==> flow/design.v <==
module seven_seg(en,in,seg);
input [3:0] in;
input en;
output [7:0] seg;
reg [7:0] seg;
always@(en or in)
begin
 if (!en) seg=8'b11111111;
 else case(in)
 4'd0: seg=8'b11000000;
 4'd1: seg=8'b11111001;
 4'd2: seg=8'b10100100;
 4'd3: seg=8'b10110000;
 4'd4: seg=8'b10011001;
 4'd5: seg=8'b10010010;
 4'd6: seg=8'b10000010;
 4'd7: seg=8'b11011000;
 4'd8: seg=8'b10000000;
 4'd9: seg=8'b10010000;
 default: seg=8'b11111111;
 endcase
 end
 endmodule 
module seven_seg_dot (en,in,seg);
input [3:0] in;
input en;
output [7:0] seg;
reg [7:0] seg;
always@(en or in)
begin
 if (!en) seg=8'b11111111;
 else case(in)
 4'd0: seg=8'b01000000;
 4'd1: seg=8'b01111001;
 4'd2: seg=8'b00100100;
 4'd3: seg=8'b00110000;
 4'd4: seg=8'b00011001;
 4'd5: seg=8'b00010010;
 4'd6: seg=8'b00000010;
 4'd7: seg=8'b01011000;
 4'd8: seg=8'b00000000;
 4'd9: seg=8'b00010000;
 default: seg=8'b11111111;
 endcase
 end
 endmodule 
module bcd_8421 (clk, rst, data, unit, ten, hun, thou, ten_thou, hun_thou);
input clk, rst;
input [19:0] data;
output [3:0] unit, ten, hun, thou, ten_thou, hun_thou;
reg [5:0]  cnt_shift;
reg [43:0] data_shift;  
reg        shift_sig;
reg [3:0]  unit, ten, hun, thou, ten_thou, hun_thou;
always@(posedge clk or posedge rst)
if (rst)
cnt_shift <= 5'd0;
else if (cnt_shift == 5'd21 && shift_sig == 1'b0)
cnt_shift <= 5'd0;
else if (shift_sig == 1'b0)
cnt_shift <= cnt_shift +1'b1;
else 
cnt_shift <= cnt_shift;
always@(posedge clk or posedge rst)
if (rst)
data_shift <= 44'b0;
else if (cnt_shift == 5'd0 && shift_sig == 1'b0)
data_shift <= {24'd0, data};
else if ((cnt_shift <= 5'd20) && (shift_sig == 1'b1))
begin
data_shift[23:20] <= (data_shift[23:20] > 4'b0100)?(data_shift[23:20] + 4'b0011):(data_shift[23:20]);
data_shift[27:24] <= (data_shift[27:24] > 4'b0100)?(data_shift[27:24] + 4'b0011):(data_shift[27:24]);
data_shift[31:28] <= (data_shift[31:28] > 4'b0100)?(data_shift[31:28] + 4'b0011):(data_shift[31:28]);
data_shift[35:32] <= (data_shift[35:32] > 4'b0100)?(data_shift[35:32] + 4'b0011):(data_shift[35:32]);
data_shift[39:36] <= (data_shift[39:36] > 4'b0100)?(data_shift[39:36] + 4'b0011):(data_shift[39:36]);
data_shift[43:40] <= (data_shift[43:40] > 4'b0100)?(data_shift[43:40] + 4'b0011):(data_shift[43:40]);
end
else if ((cnt_shift <= 5'd20) && (shift_sig == 1'b0))
data_shift <= data_shift << 1;
else 
data_shift <= data_shift;
always@(posedge clk or posedge rst)
if(rst == 1'b1)
shift_sig <= 1'b1;
else 
shift_sig <= ~shift_sig;
always@(posedge clk or posedge rst)
if(rst)
begin
unit <= 4'd0;
ten  <= 4'd0;
hun  <= 4'd0;
thou <= 4'd0;
ten_thou <= 4'd0;
hun_thou <= 4'd0;
end
else if (cnt_shift == 5'd21)
begin
 unit  <= data_shift[23:20];
 ten   <= data_shift[27:24];
 hun   <= data_shift[31:28];
 thou  <= data_shift[35:32];
 ten_thou <= data_shift[39:36];
 hun_thou <= data_shift[43:40];
 end
 endmodule
module adc_3008(clk, rst, cs, mosi, sck, miso, start, seg0, seg1, seg2, seg3, seg4, seg5); 
input clk, rst;
input miso;
input start;
output reg cs;
output reg mosi, sck;
output [7:0] seg0, seg1, seg2, seg3, seg4, seg5;
reg [2:0] state;     
reg [7:0] cnt_clk;   
reg [4:0] cnt_sck;   
reg [3:0] cnt_bit;   
reg [2:0] cnt_byte; 
reg rd_sig;          
reg [10:0] data_reg; 
reg [9:0] data_out;  
reg send_data_sig;   
reg [31:0] cnt;      
reg start_sig;       
wire [3:0] unit;
wire [3:0] ten; 
wire [3:0] hun; 
wire [3:0] thou; 
wire [3:0] ten_thou;
wire [3:0] hun_thou;
wire [19:0] data_bcd;
wire [19:0] data_bcd_vol;
assign data_bcd = {10'b0, data_out};
assign data_bcd_vol = (data_bcd*20'd479)/20'd1023;
parameter [2:0] INTIAL = 3'd0,
                WAIT_START = 3'd1,
                WRITE = 3'd2,
		READ = 3'd3,
		WAIT_END = 3'd4,
		END = 3'd5;
parameter WR_IN = 11'b000001_10010;
parameter cnt_clk_max = 8'd219;
parameter cnt_max = 32'd1_999;
always@(posedge clk or posedge rst)
if (rst)
cnt <= 32'd0;
else if (cnt == cnt_max)
cnt <= 32'd0;
else if (start == 1'b1)
cnt <= cnt + 1'b1;
always@(posedge clk or posedge rst)
if (rst)
start_sig <= 1'b0;
else if (start == 1'b1 && cnt == cnt_max)  
start_sig <= 1'b1;
else 
start_sig <= 1'b0;
always@(posedge clk or posedge rst)
if (rst)
state <= INTIAL;
else 
case(state)
INTIAL: if (start_sig == 1'b1)
        state <= WAIT_START;
		  else 
		  state <= INTIAL;
WAIT_START: if (cnt_byte == 3'd0 && cnt_clk == cnt_clk_max)
            state <= WRITE;
            else 
            state <= WAIT_START;			
WRITE: if (cnt_byte == 3'd1 && cnt_clk == cnt_clk_max)
       state <= READ;
	   else 
	   state <= WRITE;
READ: if (cnt_byte == 3'd2 && cnt_clk == cnt_clk_max)
      state <= WAIT_END;
      else 
      state <= READ;	  
WAIT_END: if (cnt_byte == 3'd3 && cnt_clk == cnt_clk_max)
          state <= END;
		    else 
		    state <= WAIT_END;
END: if (cnt_byte == 3'd4 && cnt_clk == cnt_clk_max)
     state <= INTIAL;
     else 
     state <= END;
default: state <= INTIAL;
endcase
always@(posedge clk or posedge rst)
if (rst)
cnt_clk <= 8'd0;
else if (state == INTIAL)
cnt_clk <= 8'd0;
else if (cnt_clk == cnt_clk_max) 
cnt_clk <= 8'd0;
else if (state != INTIAL)
cnt_clk <= cnt_clk + 1'b1;
always@(posedge clk or posedge rst)
if (rst)
cnt_byte <= 3'd0;
else if (cnt_byte == 3'd4 && cnt_clk == cnt_clk_max)
cnt_byte <= 3'd0;
else if (cnt_clk == cnt_clk_max)
cnt_byte <= cnt_byte + 1'b1;
always@(posedge clk or posedge rst)
if (rst)
cnt_sck <= 5'd0;
else if (state == WRITE && cnt_byte == 3'd1 && cnt_sck == 5'd19)
cnt_sck <= 5'd0;
else if (state ==READ && cnt_byte == 3'd2 && cnt_sck == 5'd19)
cnt_sck <= 5'd0;
else if (state == WRITE && cnt_byte == 3'd1)
cnt_sck <= cnt_sck + 1'b1;
else if (state ==READ && cnt_byte == 3'd2)
cnt_sck <= cnt_sck + 1'b1;
else 
cnt_sck <= 1'b0;
always@(posedge clk or posedge rst)
if (rst)
sck <= 1'b0;
else if (cnt_sck == 5'd0 && cnt_byte == 3'd3)
sck <= 1'b0;
else if (cnt_sck == 5'd0 && cnt_byte == 3'd1 && cnt_bit >= 4'd5)
sck <= 1'b0;
else if (cnt_sck == 5'd10 && cnt_byte == 3'd1 && cnt_bit >= 4'd5)
sck <= 1'b1;
else if (cnt_sck == 5'd0 && cnt_byte == 3'd2)
sck <= 1'b0;
else if (cnt_sck == 5'd10 && cnt_byte == 3'd2)
sck <= 1'b1;
else 
sck <= sck;
always@(posedge clk or posedge rst)
if (rst)
cnt_bit <= 4'd0;
else if (cnt_bit == 4'd10 && cnt_sck == 5'd10)
cnt_bit <= 4'd0;
else if (cnt_sck == 5'd10)
cnt_bit <= cnt_bit + 1'b1;
always@(posedge clk or posedge rst)
if (rst)
cs <= 1'b1;
else if (start_sig == 1'b1)
cs <= 1'b0;
else if (cnt_byte == 3'd3 && cnt_clk == cnt_clk_max && state == WAIT_END)
cs <= 1'b1;
always@(posedge clk or posedge rst)
if (rst)
mosi <= 1'b0;
else if (state == WRITE && cnt_byte == 4'd1 && cnt_sck == 5'd0)
mosi <= WR_IN[10-cnt_bit];
else if (state != WRITE)
mosi <= 1'b0;
always@(posedge clk or posedge rst)
if (rst)
rd_sig <= 1'b0;
else if (state == READ && cnt_byte == 4'd2 && cnt_sck == 5'd9)
rd_sig <= 1'b1;
else 
rd_sig <= 1'b0;
always@(posedge clk or posedge rst)
if (rst)
data_reg <= 11'd0;
else if (rd_sig == 1'b1)
data_reg <= {data_reg[9:0], miso};
always@(posedge clk or posedge rst)
if (rst)
send_data_sig <= 1'b0;
else if (cnt_byte == 4'd2 && cnt_clk == cnt_clk_max)
send_data_sig <= 1'b1;
else 
send_data_sig <= 1'b0;
always@(posedge clk or posedge rst)
if (rst)
data_out <= 10'd0;
else if (send_data_sig == 1'b1)
data_out <= data_reg[9:0];
else 
data_out <= data_out;
bcd_8421 bcd_8421_inst(
.clk(clk), 
.rst(rst), 
.data(data_bcd_vol), 
.unit(unit), 
.ten(ten), 
.hun(hun), 
.thou(thou), 
.ten_thou(ten_thou), 
.hun_thou(hun_thou)
);
seven_seg s0(
.en(1'b1),
.in(unit), 
.seg(seg0));
seven_seg s1(
.en(1'b1),
.in(ten), 
.seg(seg1));
seven_seg_dot s2(
.en(1'b1),
.in(hun), 
.seg(seg2));
seven_seg s3(
.en(1'b1),
.in(thou), 
.seg(seg3));
seven_seg s4(
.en(1'b1),
.in(ten_thou), 
.seg(seg4));
seven_seg s5(
.en(1'b1),
.in(hun_thou), 
.seg(seg5));
endmodule
* Reports on adc_3008 *
The steps from the RTL of adc_3008 to its reports follow in flow order.
Line numbers count from 1 in the design file above.
Library cell names are shortened.
The mark - stands for no value.

set-up
  top = adc_3008
  clock = clk
  standard-cell library = sky130hd
  library corner = tt_025C_1v80

* Word-level counts *
Counts by Yosys on the flattened word-level netlist (proc, flatten, opt, wreduce; memories kept). Register bits leave out memories and registers merged into their read ports (data or address). Print and check cells are left out. Cells with the same type and inputs are merged into one.
Yosys's memory passes give these memory sizes; they may raise the number of words (mostly to a power of two), join words into wider ones and drop unused or constant bits.

bit counts
  cells after elaboration = 192
  output and inout bits = 51
  flip-flop bits (word level) = 156
  memory cells = 6
  ROM bits = 688

memories
  memory           depth  bits a word  rd ports  write ports  line  text
  (no name shown)  16     8            1         0            32    else case(in)
  (no name shown)  16     7            1         0            9     else case(in)
  (no name shown)  16     7            1         0            9
  (no name shown)  16     7            1         0            9
  (no name shown)  16     7            1         0            9
  (no name shown)  16     7            1         0            9

operators by class
  order comparisons = 8
  equality and inequality tests = 25
  multipliers = 1
  bitwise operators = 1
  mux-type cells = 61
  reductions and logical operators = 46
  shifts and indexed selects = 1
  div/mod/pow operators = 1
  add/sub/neg operators = 13

operators with widths
  cell                                                         number
  divider 20 x 10 -> 20 bit (second input constant)            1
  multiplier 10 x 9 -> 19 bit (second input constant)          1
  2-to-1 mux 4 bit                                             26
  2-to-1 mux 32 bit                                            2
  2-to-1 mux 20 bit                                            3
  adder 32 x 1 -> 32 bit (second input constant)               1
  equality test 32 x 11 -> 1 bit (second input constant)       1
  logical AND 1 bit                                            25
  adder 4 x 2 -> 4 bit (second input constant)                 6
  > comparator 4 x 3 -> 1 bit (second input constant)          6
  2-to-1 mux 8 bit                                             3
  != test 3 x 2 -> 1 bit (second input constant)               7
  2-to-1 mux 5 bit                                             4
  parallel mux 3 bit (select 6 bit)                            1
  2-to-1 mux 1 bit                                             15
  AND reduction 2 bit                                          7
  nonzero test 2 bit                                           6
  equality test 3 x 2 -> 1 bit (second input constant)         4
  2-to-1 mux 6 bit                                             2
  2-to-1 mux 3 bit                                             4
  variable part select 11 x 5 -> 1 bit (first input constant)  1
  equality test 5 x 4 -> 1 bit (second input constant)         2
  equality test 3 bit (second input constant)                  3
  nonzero test 3 bit                                           3
  adder 8 x 1 -> 8 bit (second input constant)                 1
  equality test 8 bit (second input constant)                  1
  equality test 3 x 1 -> 1 bit (second input constant)         2
  zero test 3 bit                                              2

Not listed: further kinds 17, cells in them 17.

* Longest topological paths *
Yosys ltp: most cells in a row. Word level: on the elaborated netlist, between registers, memories and ports. Mapped: between sequential cells and ports; inverters and the memories' decode and read muxes count.

depth
  depth in word-level cells = 7
  ABC_AREA = 0
  mapped depth = 48
  gate-level depth less buffers = 42

* After synthesis *
Yosys stat after the flow's synthesis: flattened, memories mapped to cells. It holds for the ABC_AREA given above (unset counts as 0); a run with the other value may have another netlist.

cell types
  cell      number  area in all (um^2)
  dfrtp_1   154     3.85E+03
  ha_1      103     1.29E+03
  fa_1      39      780.749
  o21ai_0   112     560.538
  a21oi_1   109     545.523
  nand2_1   142     533.011
  nor2_1    138     517.997
  inv_1     131     491.722
  xnor2_1   39      341.578
  mux2_2    27      304.042
  nand3_1   56      280.269
  xor2_1    32      280.269
  nor3_1    39      195.187
  nand4_1   31      193.936
  clkbuf_1  50      187.68
  o31ai_1   23      172.666
  and2_1    26      162.656
  mux2i_1   16      160.154

Other cell types: 88; their cells: 348.

mapped netlist
  sequential area = 3906.2 um^2
  buffer cells = 74
  cell area after synthesis = 13793.2 um^2
  flip-flops = 156
  standard cells after synthesis = 1615

The figures by module come from a second, unflattened synthesis with its own total; it is not the netlist above.

unflattened totals
  cell total of the unflattened synthesis = 1678
  area total of the unflattened synthesis = 14418.8 um^2

Each row is one instance without its submodules.

by module
  module         area (um^2)  cells  instances
  adc_3008       9166.3       1088   1
  bcd_8421       3888.7       384    1
  seven_seg      226.5        34     5
  seven_seg_dot  231.5        36     1

* Path before layout *
Path of least setup slack by OpenSTA after synthesis, without wires, with an ideal clock, recovery checks aside; 20% of the period is set as input and as output delay. Where synthesis merged equal registers, the netlist keeps one of their names.

path post-synthesis
  path type = register -> register
  start point = register data_out[2]
  end point = register bcd_8421_inst.data_shift[0]
  path delay = 10.807 ns
  arrival = 10.721 ns
  stages on the path = 45
  launch time at the first pin = 0.000 ns
  setup slack = 9.192 ns
  period = 20.0 ns
  synthesis period reached = 10.808 ns

"path delay" is the arrival time less input delay plus setup time.
"stages on the path": output pins that drive a net of the path, with the launching flip-flop's if there is one; two outputs of one cell count as two.
"synthesis period reached" = period - worst setup slack (recovery checks aside). The figure is calculated, with input and output delays left at 20% of the set period.
The rows between start and end are the longest chain of elaborated cells between them; the timing report does not say that the signal goes this way. Where chains are equally long, one stands for them.
A line is the first line of the expression or statement that the cell stems from. Yosys adds cells for indexed reads and writes and turns some case tables into memories.
A register here has more assigning lines than the two given.

between the ends, post-synthesis
  cell sequence = dfrtp_1 inv_1 fa_1 inv_1 fa_1 fa_1 inv_1 fa_1 inv_1 ha_1 buf_2 a21oi_2 o21ai_1 and3_1 or3b_1 and3_1 buf_4 a2111o_1 [... 9 more ...] nand4_2 buf_6 o32ai_2 a21o_1 or3_4 nor2_1 nor2_1 xnor2_1 ha_1 inv_1 or3_1 o31a_1 a211o_1 or2_1 a311oi_1 nand2_1 a221o_1 o221ai_2
  cells in the longest elaborated chain = 3

ends and longest elaborated chain, post-synthesis
  element                      line  text
  start, declared              121   reg [9:0] data_out;
  start, assigned              277   data_out <= data_reg[9:0];
  start, assigned              279   data_out <= data_out;
  multiplier 10 x 9 -> 19 bit  134   assign data_bcd_vol = (data_bcd*20'd479)/20'd1023;
  divider 20 x 10 -> 20 bit    134
  2-to-1 mux 20 bit            67    else if (cnt_shift == 5'd0 && shift_sig == 1'b0)
  end, assigned                68    data_shift <= {24'd0, data};
  end, assigned                79    data_shift <= data_shift << 1;
  end, declared                52    reg [43:0] data_shift;

* Timing after layout *
Path of least setup slack in the final report of job 2 (OpenROAD, finished layout, wires in). Where an end is a register, its clock arrival counts in the times.

path post-layout
  path type = register -> register
  start point = register data_out[0]
  end point = register bcd_8421_inst.data_shift[0]
  arrival = 12.25 ns
  stages on the path = 42
  launch time at the first pin = 0.42 ns
  setup slack = 0.69 ns
  period = 12.6 ns

The rows between start and end are the longest chain of elaborated cells between them; the timing report does not say that the signal goes this way. Where chains are equally long, one stands for them.
A register here has more assigning lines than the two given.

between the ends, post-layout
  cell sequence = dfrtp_1 fa_1 inv_1 fa_1 inv_1 fa_1 inv_1 fa_1 inv_1 ha_1 o211ai_2 o21ai_4 a311o_1 and4_1 nand4_1 o31a_1 nor2_2 nor2_1 [... 6 more ...] nor2_1 a31oi_4 o32ai_2 a21o_1 or3_4 nor2_1 nor2_1 xnor2_1 ha_1 inv_1 or3_1 o31a_1 a211o_1 or2_1 a311oi_1 nand2_1 a221o_1 o221ai_2
  cells in the longest elaborated chain = 3

ends and longest elaborated chain, post-layout
  element                      line  text
  start, declared              121   reg [9:0] data_out;
  start, assigned              277   data_out <= data_reg[9:0];
  start, assigned              279   data_out <= data_out;
  multiplier 10 x 9 -> 19 bit  134   assign data_bcd_vol = (data_bcd*20'd479)/20'd1023;
  divider 20 x 10 -> 20 bit    134
  2-to-1 mux 20 bit            67    else if (cnt_shift == 5'd0 && shift_sig == 1'b0)
  end, assigned                68    data_shift <= {24'd0, data};
  end, assigned                79    data_shift <= data_shift << 1;
  end, declared                52    reg [43:0] data_shift;

==> runs of adc_3008 <==
adc_3008 through Yosys and OpenROAD on sky130hd: 3 stored runs, unordered, with their settings and measured results. The constraints put input and output delay at 20% of the set period each and load the outputs with 0.01 pF.
"achieved clock period (ns)" is the run's clock period less its worst setup slack. It is reckoned from that one timing run; input and output delays stay at 20% of the period that was set.
"worst setup path time (ns)" is the time allowed to the run's worst setup path (the clock period less input and output delay, where it has them) less its slack. Clock arrival times count: a late capture clock shortens it, a late launch clock lengthens it.
"finish__power__total" is the tool's figure for a default switching activity; nothing was simulated.

settings of job 1
{
  "CAP_MARGIN": 5,
  "CELL_PAD_IN_SITES_DETAIL_PLACEMENT": 0,
  "CELL_PAD_IN_SITES_GLOBAL_PLACEMENT": 2,
  "CORE_ASPECT_RATIO": 0.55,
  "CORE_UTILIZATION": 60,
  "CTS_CLUSTER_DIAMETER": 341,
  "CTS_CLUSTER_SIZE": 68,
  "GPL_ROUTABILITY_DRIVEN": 0,
  "GPL_TIMING_DRIVEN": 0,
  "HOLD_SLACK_MARGIN": 0.18,
  "TNS_END_PERCENT": 15,
  "period_ns": 13.0,
  "CORE_MARGIN": 2,
  "SLEW_MARGIN": 20
}
report of job 1: did not finish, place, GPL-0301

settings of job 2
{
  "CORE_UTILIZATION": 40,
  "period_ns": 12.6,
  "CAP_MARGIN": 20,
  "CORE_MARGIN": 2,
  "SLEW_MARGIN": 20
}
report of job 2
yosys chip area after synthesis (um^2): 13793.2
finish__design__die__area: 35984.2
finish__design__instance__area__stdcell: 15283.4
finish__design__instance__utilization: 0.4457
finish__timing__setup__ws: 0.691
finish__timing__setup__tns: 0.000
finish__timing__hold__ws: 0.388
finish__power__total: 1.088e-03
achieved clock period (ns): 11.909
worst setup path time (ns): 11.91
worst setup path kind: register -> register

settings of job 3
{
  "ABC_AREA": 1,
  "CORE_ASPECT_RATIO": 1.05,
  "CORE_UTILIZATION": 19,
  "SETUP_SLACK_MARGIN": 2.23,
  "period_ns": 9.27,
  "CAP_MARGIN": 20,
  "CORE_MARGIN": 2,
  "SLEW_MARGIN": 20
}
report of job 3
yosys chip area after synthesis (um^2): 13726.9
finish__design__die__area: 74413.7
finish__design__instance__area__stdcell: 18799.3
finish__design__instance__utilization: 0.2641
finish__timing__setup__ws: -0.047
finish__timing__setup__tns: -0.047
finish__timing__hold__ws: 0.443
finish__power__total: 1.448e-03
achieved clock period (ns): 9.317
worst setup path time (ns): 9.32
worst setup path kind: register -> register
